==> flow/design.v <==
package calc_pkg;
    typedef struct packed {
        logic on;
        logic off;
        logic mem_rc;
        logic mem_sub;
        logic mem_add;
        logic op_percent;
        logic op_sqrt;
        logic op_div;
        logic op_mul;
        logic op_sub;
        logic op_add;
        logic op_eq;
        logic dot;
        logic num_1;
        logic num_2;
        logic num_3;
        logic num_4;
        logic num_5;
        logic num_6;
        logic num_7;
        logic num_8;
        logic num_9;
        logic num_0;
    } buttons_t;
    typedef enum logic [4:0] {
        B_NONE,          
        B_ON,            
        B_OFF,           
        B_MEM_RC,        
        B_MEM_SUB,       
        B_MEM_ADD,       
        B_OP_PERCENT,    
        B_OP_SQRT,       
        B_OP_DIV,        
        B_OP_MUL,        
        B_OP_SUB,        
        B_OP_ADD,        
        B_OP_EQ,         
        B_DOT,           
        B_NUM_1,         
        B_NUM_2,         
        B_NUM_3,         
        B_NUM_4,         
        B_NUM_5,         
        B_NUM_6,         
        B_NUM_7,         
        B_NUM_8,         
        B_NUM_9,         
        B_NUM_0,         
        B_UNKNOWN        
    } active_button_t;
    function automatic logic isNumberButton(active_button_t active_button);
        isNumberButton = ((active_button >= calc_pkg::B_NUM_1) && (active_button <= calc_pkg::B_NUM_0));
    endfunction
    function automatic logic isOpButton(active_button_t active_button);
        isOpButton = ((active_button >= calc_pkg::B_OP_DIV) && (active_button <= calc_pkg::B_OP_ADD));
    endfunction
    function automatic logic isEqButton(active_button_t active_button);
        isEqButton = (active_button == calc_pkg::B_OP_EQ);
    endfunction
    function automatic logic isDotButton(active_button_t active_button);
        isDotButton = (active_button == calc_pkg::B_DOT);
    endfunction
    typedef logic [3:0] bcd_t;
    function automatic logic [6:0] bcd2segments(bcd_t bcd);
        unique case (bcd)
            4'd0: bcd2segments = 7'b1111110;
            4'd1: bcd2segments = 7'b0110000;
            4'd2: bcd2segments = 7'b1101101;
            4'd3: bcd2segments = 7'b1111001;
            4'd4: bcd2segments = 7'b0110011;
            4'd5: bcd2segments = 7'b1011011;
            4'd6: bcd2segments = 7'b1011111;
            4'd7: bcd2segments = 7'b1110000;
            4'd8: bcd2segments = 7'b1111111;
            4'd9: bcd2segments = 7'b1111011;
            default: bcd2segments = 7'bxxxxxxx;
        endcase
    endfunction
    typedef enum logic [1:0] {
        OP_NONE,
        OP_ADD,
        OP_MUL,
        OP_DIV
    } op_t;
    function automatic op_t button2op(active_button_t active_button);
        unique case (active_button)
            calc_pkg::B_OP_DIV: button2op = calc_pkg::OP_DIV;
            calc_pkg::B_OP_MUL: button2op = calc_pkg::OP_MUL;
            calc_pkg::B_OP_SUB: button2op = calc_pkg::OP_ADD;
            calc_pkg::B_OP_ADD: button2op = calc_pkg::OP_ADD;
            default: button2op = calc_pkg::OP_NONE;
        endcase
    endfunction
    function automatic bcd_t button2bcd(active_button_t active_button);
        unique case (active_button)
            calc_pkg::B_NUM_1: button2bcd = 1;
            calc_pkg::B_NUM_2: button2bcd = 2;
            calc_pkg::B_NUM_3: button2bcd = 3;
            calc_pkg::B_NUM_4: button2bcd = 4;
            calc_pkg::B_NUM_5: button2bcd = 5;
            calc_pkg::B_NUM_6: button2bcd = 6;
            calc_pkg::B_NUM_7: button2bcd = 7;
            calc_pkg::B_NUM_8: button2bcd = 8;
            calc_pkg::B_NUM_9: button2bcd = 9;
            calc_pkg::B_NUM_0: button2bcd = 0;
            default: button2bcd = 0;
        endcase
    endfunction
    parameter NumDigits = 8;
    typedef logic unsigned [$clog2(NumDigits)-1:0] exponent_t;
    typedef struct packed {
        logic error;
        logic sign;
        exponent_t exponent;
        bcd_t [NumDigits-1:0] significand;
    } num_t;
    function automatic num_t neg(num_t num);
        neg = num;
        neg.sign = !num.sign;
    endfunction
endpackage
module alu_add (
    input   logic           clk_i,
    input   logic           rst_i,
    input   logic [36:0]    left_i,      
    input   logic [36:0]    right_i,     
    output  logic           in_ready_o,
    input   logic           in_valid_i,
    output  logic [36:0]    result_o,    
    input   logic           out_ready_i,
    output  logic           out_valid_o
);
typedef enum logic [1:0] {
    S_IDLE,
    S_NORMALIZE,
    S_ADD,
    S_RENORMALIZE
} state_t;
state_t state_d, state_q;
logic [$clog2(calc_pkg::NumDigits):0] counter_d, counter_q;
logic in_ready_d, in_ready_q;
logic out_valid_d, out_valid_q;
assign out_valid_o = out_valid_q;
assign in_ready_o = in_ready_q;
calc_pkg::num_t left_d, left_q;
calc_pkg::num_t right_d, right_q;
calc_pkg::num_t result_d, result_q;
calc_pkg::bcd_t result_extra_d, result_extra_q;
logic carryborrow_d, carryborrow_q;
assign result_o = out_valid_q ? result_q : '0;
logic [4:0] nibble_sum;
always_comb begin
    nibble_sum = 'x;
    carryborrow_d = carryborrow_q;
    if (state_q != S_ADD) begin
        carryborrow_d = 0;
    end else if (left_q.sign == right_q.sign) begin
        nibble_sum =
            left_q.significand[counter_q]
            + right_q.significand[counter_q]
            + 4'(carryborrow_q);
        if (nibble_sum >= 10) begin
            nibble_sum += 6;
        end
        carryborrow_d = nibble_sum[4];
    end else begin
        if (left_q.significand > right_q.significand) begin
            nibble_sum =
                6'(left_q.significand[counter_q])
                - 6'(right_q.significand[counter_q])
                - 6'(carryborrow_q);
        end else begin
            nibble_sum =
                6'(right_q.significand[counter_q])
                - 6'(left_q.significand[counter_q])
                - 6'(carryborrow_q);
        end
        carryborrow_d = nibble_sum[4];
        if ($signed(nibble_sum) < 0) begin
            nibble_sum += 10;
        end
    end
end
always_comb begin
    state_d = state_q;
    out_valid_d = out_valid_q;
    in_ready_d = in_ready_q;
    counter_d = counter_q;
    left_d = left_q;
    right_d = right_q;
    result_d = result_q;
    result_extra_d = result_extra_q;
    unique case (state_q)
        S_IDLE: begin
            result_d = '0;
            if (in_valid_i) begin
                left_d = left_i;
                right_d = right_i;
                state_d = S_NORMALIZE;
                in_ready_d = 0;
            end
        end
        S_NORMALIZE: begin
            if (left_q.exponent < right_q.exponent) begin
                left_d.significand = (left_q.significand >> 4);
                left_d.exponent++;
            end else if (left_q.exponent > right_q.exponent) begin
                right_d.significand = (right_q.significand >> 4);
                right_d.exponent++;
            end else begin
                state_d = S_ADD;
                counter_d = 0;
            end
        end
        S_ADD: begin
            result_d.exponent = left_q.exponent;
            if (left_q.sign == right_q.sign) begin
                result_extra_d = carryborrow_d;
            end
            if (left_q.significand > right_q.significand) begin
                result_d.sign = left_q.sign;
            end else begin
                result_d.sign = right_q.sign;
            end
            result_d.significand[counter_q] = 4'(nibble_sum);
            counter_d++;
            if (counter_d == calc_pkg::NumDigits) begin
                state_d = S_RENORMALIZE;
            end
        end
        S_RENORMALIZE: begin
            if (result_extra_q != '0) begin  
                result_extra_d = '0;
                result_d.significand = ({result_extra_q, result_q.significand} >> 4);
                result_d.exponent++;
                if (result_d.exponent == 0)
                    result_d.error = 1;
            end else if ((result_q.exponent != 0) && (result_q.significand[calc_pkg::NumDigits-1] == 0)) begin  
                result_d.significand = (result_q.significand << 4);
                result_d.exponent--;
            end else begin  
                out_valid_d = 1;
                if (result_d.significand == 0)
                    result_d.sign = 0;
                if (out_valid_q && out_ready_i) begin
                    state_d = S_IDLE;
                    out_valid_d = 0;
                    in_ready_d = 1;
                    result_d = '0;
                end
            end
        end
    endcase
end
always_ff @(posedge clk_i) begin
    if (rst_i) begin
        state_q <= S_IDLE;
        out_valid_q <= 0;
        in_ready_q <= 1;
        counter_q <= '0;
        left_q <= '0;
        right_q <= '0;
        result_q <= '0;
        result_extra_q <= '0;
        carryborrow_q <= 0;
    end else begin
        state_q <= state_d;
        out_valid_q <= out_valid_d;
        in_ready_q <= in_ready_d;
        counter_q <= counter_d;
        left_q <= left_d;
        right_q <= right_d;
        result_q <= result_d;
        result_extra_q <= result_extra_d;
        carryborrow_q <= carryborrow_d;
    end
end
endmodule
-- Step by step through the tools: alu_add
The steps from the RTL of alu_add to its reports follow in flow order.
Line numbers count from 1 in the design file above.
Library cell names are shortened.
A cell with -- has no value.
- top module: alu_add
- clock: clk_i
- library: sky130hd
- library corner: tt_025C_1v80

-- Elaborated design
Yosys after proc, flatten, opt, wreduce and memory -nomap, before mapping. Memory bits, and registers merged into a memory's read port (data or address), are not among the register bits. Print and check cells are not counted. Equal cells are merged and count once.
- output and inout port bits at 39
- word width x clocked read ports: 0
- noted bits in writable memories: 0
- noted memory bits (read-only): 0
- memory cells at 0
- bits in latches at 0
- noted register bits after elaboration: 122
- $add $sub $neg: 14
- noted multipliers: 0
- mux-type cells at 59
- magnitude comparators at 5
- noted shifts and indexed selects: 4
- noted divide/modulo/power cells: 0
- eq/ne operators at 22
- bitwise gates (word level) at 10
- noted reductions and logical operators: 25
- operator list (kind ; count):
    35-bit parallel mux with 2-bit select ; 2
    32-bit two-way mux ; 4
    32-bit parallel mux with 3-bit select ; 1
    37-bit two-way mux ; 2
    36-bit two-way mux ; 2
    32-bit by 7-bit indexed select with 4-bit output ; 2
    35-bit two-way mux ; 1
    4-bit by 33-bit variable shift with 32-bit output ; 1
    4-bit by 33-bit variable shift with 32-bit output with constant A ; 1
    6-bit negation with 33-bit output ; 1
    32-bit greater-than comparator ; 1
    32-bit bitwise AND ; 1
    32-bit bitwise OR ; 1
    32-bit NOT ; 1
    32-bit zero test ; 1
    4-bit two-way mux ; 7
    2-bit inequality test with constant B ; 12
    5-bit two-way mux ; 4
    1-bit two-way mux ; 17
    4-bit parallel mux with 2-bit select ; 2
    2-bit two-way mux ; 8
    3-bit inequality test with constant B ; 4
    3-bit AND reduction ; 4
    4-bit AND reduction ; 3
    3-bit two-way mux ; 4
    4-bit by 4-bit subtractor with 5-bit output ; 2
    5-bit by 2-bit subtractor with 5-bit output ; 2
    3-bit by 1-bit adder with 3-bit output with constant B ; 3
Other operator kinds: 31; their cells: 45.

-- Logic depth
Depth = most cells in a row (Yosys ltp): at word level without a register or memory, in the mapped netlist without a sequential cell, where the memories' decode and read muxes count.
- depth after elaboration: 13
- ABC_AREA: 0
- gate-level depth with buffers: 19

-- Netlist
Yosys stat after the flow's synthesis: flattened, memories mapped to cells. It holds for the ABC_AREA given above (unset counts as 0); a run with the other value may have another netlist.
Totals and module areas in this step are rounded.
- cell types (type ; count ; total area (sq um)):
    dfxtp_1 ; 121 ; 2.42E+03
    ha_1 ; 60 ; 750.72
    mux2i_1 ; 62 ; 620.595
    a211oi_1 ; 72 ; 540.518
    nor2_1 ; 114 ; 427.91
    mux4_2 ; 16 ; 360.346
    a21oi_1 ; 57 ; 285.274
    and2_1 ; 42 ; 262.752
    inv_1 ; 68 ; 255.245
    nand2_1 ; 68 ; 255.245
    a22oi_1 ; 28 ; 210.202
    clkbuf_1 ; 48 ; 180.173
    o21ai_0 ; 29 ; 145.139
    xnor2_1 ; 16 ; 140.134
    fa_1 ; 6 ; 120.115
    nand2b_1 ; 17 ; 106.352
    nand3_1 ; 19 ; 95.091
    o41ai_1 ; 9 ; 78.826
Not listed: further types 59, cells in them 176.
- mapped area: 8690 sq um
- buffers at 67
- cells in the netlist: 1028
- sequential area: 2420 sq um
- noted flip-flop cells: 121

-- Path before layout
Source: OpenSTA report_checks on the synthesized netlist (no wires, ideal clock, input and output delay 20% of the period each), path of least setup slack; recovery checks are left aside. Register names are those of the netlist, which keeps one name where synthesis merged equal registers.
- kind: register -> register
- from: reg counter_q[0]
- to: reg result_q
- setup time: 0.116 ns
- arrival at 4.002 ns
- noted stages: 18
- path slack at 5.882 ns
- clock period at 10.0 ns
- time at the first pin: 0.000 ns
- noted path delay: 4.118 ns
- synthesis period reached at 4.118 ns
"path delay" = arrival - input delay + setup time.
"stages": output pins that drive a net of the path, with the launching flip-flop's if there is one; two outputs of one cell count as two.
"synthesis period reached" is the clock period less the worst setup slack; recovery checks do not enter. This is arithmetic on one report: input and output delays are still those of the set period (20% each).
An end named without its bit number is one bit of that signal or, where synthesis recoded a state register, one of its new flip-flops.
Between the ends stands the longest chain of elaborated cells between them, by number of cells; it is not shown to be the way that was timed. Of several equally long chains one is given.
A line is the first line of the expression or statement that the cell stems from. Yosys adds cells for indexed reads and writes and turns some case tables into memories.
- cells stage by stage: dfxtp_1 -> buf_4 -> buf_4 -> mux4_2 -> nand2_1 -> nand2_1 -> nand2_1 -> inv_1 -> fa_1 -> inv_1 -> fa_1 -> ha_1 -> inv_1 -> a2111oi_2 -> a211oi_2 -> mux2i_4 -> o21ai_0 -> a41o_1
- cells in the longest elaborated chain: 13
- elaborated cells between the ends (all ways) at 26
- RTL lines, path post-synthesis (item ; line ; source):
    from (decl) ; 143 ; logic [$clog2(calc_pkg::NumDigits):0] counter_d, counter_q;
    from (assign) ; 263 ; counter_q <= '0;
    from (assign) ; 273 ; counter_q <= counter_d;
    32-bit by 7-bit indexed select with 4-bit output ; 177 ; 6'(right_q.significand[counter_q])
    4-bit by 4-bit subtractor with 5-bit output ; 177 ;
    5-bit by 2-bit subtractor with 5-bit output ; 177 ;
    5-bit two-way mux ; 170 ; if (left_q.significand > right_q.significand) begin
    5-bit two-way mux ; 160 ; end else if (left_q.sign == right_q.sign) begin
    5-bit two-way mux ; 158 ; if (state_q != S_ADD) begin
    4-bit adder ; 183 ; nibble_sum += 10;
    4-bit two-way mux ; 182 ; if ($signed(nibble_sum) < 0) begin
    4-bit two-way mux ; 160 ;
    4-bit two-way mux ; 158 ;
    4-bit by 33-bit variable shift with 32-bit output ; 228 ; result_d.significand[counter_q] = 4'(nibble_sum);
    32-bit bitwise OR ; 228 ;
    32-bit parallel mux with 3-bit select ; 196 ; unique case (state_q)
    to (assign) ; 266 ; result_q <= '0;
    to (assign) ; 276 ; result_q <= result_d;
    to (decl) ; 150 ; calc_pkg::num_t result_d, result_q;

-- Timing after layout
From the final timing report of stored run 1: the path of least setup slack in the routed layout; clock arrival at registers is part of the times.
- kind: register -> register
- from: reg counter_q[0]
- to: reg result_q
- clock period at 4.31 ns
- path slack at 0.31 ns
- time at the first pin: 0.42 ns
- setup time: 0.12 ns
- noted stages: 20
- arrival at 4.30 ns
An end named without its bit number is one bit of that signal or, where synthesis recoded a state register, one of its new flip-flops.
Between the ends stands the longest chain of elaborated cells between them, by number of cells; it is not shown to be the way that was timed. Of several equally long chains one is given.
- cells stage by stage: dfxtp_4 -> buf_12 -> buf_12 -> mux4_2 -> nand2_1 -> nand2_1 -> nand2_2 -> inv_2 -> fa_2 -> fa_2 -> mux2i_2 -> xnor2_1 -> ha_2 -> inv_2 -> a21oi_2 -> a31oi_2 -> xnor2_1 -> nand3_1 -> a31oi_4 -> o21ai_1
- cells in the longest elaborated chain: 13
- elaborated cells between the ends (all ways) at 26
- RTL lines, path after layout (item ; line ; source):
    from (decl) ; 143 ; logic [$clog2(calc_pkg::NumDigits):0] counter_d, counter_q;
    from (assign) ; 263 ; counter_q <= '0;
    from (assign) ; 273 ; counter_q <= counter_d;
    32-bit by 7-bit indexed select with 4-bit output ; 177 ; 6'(right_q.significand[counter_q])
    4-bit by 4-bit subtractor with 5-bit output ; 177 ;
    5-bit by 2-bit subtractor with 5-bit output ; 177 ;
    5-bit two-way mux ; 170 ; if (left_q.significand > right_q.significand) begin
    5-bit two-way mux ; 160 ; end else if (left_q.sign == right_q.sign) begin
    5-bit two-way mux ; 158 ; if (state_q != S_ADD) begin
    4-bit adder ; 183 ; nibble_sum += 10;
    4-bit two-way mux ; 182 ; if ($signed(nibble_sum) < 0) begin
    4-bit two-way mux ; 160 ;
    4-bit two-way mux ; 158 ;
    4-bit by 33-bit variable shift with 32-bit output ; 228 ; result_d.significand[counter_q] = 4'(nibble_sum);
    32-bit bitwise OR ; 228 ;
    32-bit parallel mux with 3-bit select ; 196 ; unique case (state_q)
    to (assign) ; 266 ; result_q <= '0;
    to (assign) ; 276 ; result_q <= result_d;
    to (decl) ; 150 ; calc_pkg::num_t result_d, result_q;

FLOW RESULTS
============

Stored flow runs of alu_add (3 of them; Yosys, OpenROAD, sky130hd). They differ in their settings and are not a sequence. Constraints: input delay and output delay 20% of the set period each, output load 0.01 pF.
"period reached": clock period set for the run, less the worst setup slack. It is reckoned from that one timing run; input and output delays stay at 20% of the period that was set.
By "time used up by the worst setup path" is meant the share of the clock period that the worst setup path is allowed (20% is reserved at inputs, 20% at outputs), minus its slack. Clock arrival times at its registers enter into it.
"total power after layout" is the tool's figure for a default switching activity; nothing was simulated.
The results are shown rounded.

Stored run 1
Settings were CAP_MARGIN = 0; CELL_PAD_IN_SITES_GLOBAL_PLACEMENT = 1; CORE_MARGIN = 5; CORE_UTILIZATION = 48; GPL_ROUTABILITY_DRIVEN = 0; GPL_TIMING_DRIVEN = 0; HOLD_SLACK_MARGIN = 0.09; MAX_ROUTING_LAYER = met5; PLACE_DENSITY_LB_ADDON = 0.25; SETUP_SLACK_MARGIN = 1.14; SLEW_MARGIN = 40; TNS_END_PERCENT = 95; period_ns = 4.31
- netlist area reported by Yosys at 8690 sq um
- area inside the die boundary: 20900 sq um
- std-cell area (final layout) at 11500 sq um
- noted the utilization: 0.64
- lowest setup slack at 0.310 ns
- total negative setup slack: 0.000 ns
- worst hold slack in the final report at 0.490 ns
- noted the total power after layout: 5.52 mW
- period reached at 4.000 ns
- time used up by the worst setup path at 4.00 ns
- critical path kind: register -> register

Stored run 2
Settings were ABC_AREA = 0; CELL_PAD_IN_SITES_DETAIL_PLACEMENT = 0; CELL_PAD_IN_SITES_GLOBAL_PLACEMENT = 2; CORE_MARGIN = 6; CORE_UTILIZATION = 38; CTS_CLUSTER_SIZE = 28; MAX_ROUTING_LAYER = met4; PLACE_DENSITY_LB_ADDON = 0.09; SETUP_SLACK_MARGIN = 0.08; SLEW_MARGIN = 30; TNS_END_PERCENT = 25; period_ns = 6.71; CAP_MARGIN = 20
- netlist area reported by Yosys at 8690 sq um
- area inside the die boundary: 26600 sq um
- std-cell area (final layout) at 10500 sq um
- noted the utilization: 0.477
- lowest setup slack at 1.69 ns
- total negative setup slack: 0.000 ns
- worst hold slack in the final report at 0.487 ns
- noted the total power after layout: 2.95 mW
- period reached at 5.025 ns
- time used up by the worst setup path at 5.02 ns
- critical path kind: register -> register

Stored run 3
Settings were CAP_MARGIN = 40; CORE_MARGIN = 5; CORE_UTILIZATION = 38; GPL_TIMING_DRIVEN = 0; MAX_ROUTING_LAYER = met5; PLACE_DENSITY_LB_ADDON = 0.05; SETUP_SLACK_MARGIN = 1.14; SLEW_MARGIN = 15; TNS_END_PERCENT = 45; period_ns = 6.2
- netlist area reported by Yosys at 8690 sq um
- area inside the die boundary: 26000 sq um
- std-cell area (final layout) at 10800 sq um
- noted the utilization: 0.478
- lowest setup slack at 1.48 ns
- total negative setup slack: 0.000 ns
- worst hold slack in the final report at 0.496 ns
- noted the total power after layout: 3.34 mW
- period reached at 4.725 ns
- time used up by the worst setup path at 4.72 ns
- critical path kind: register -> register
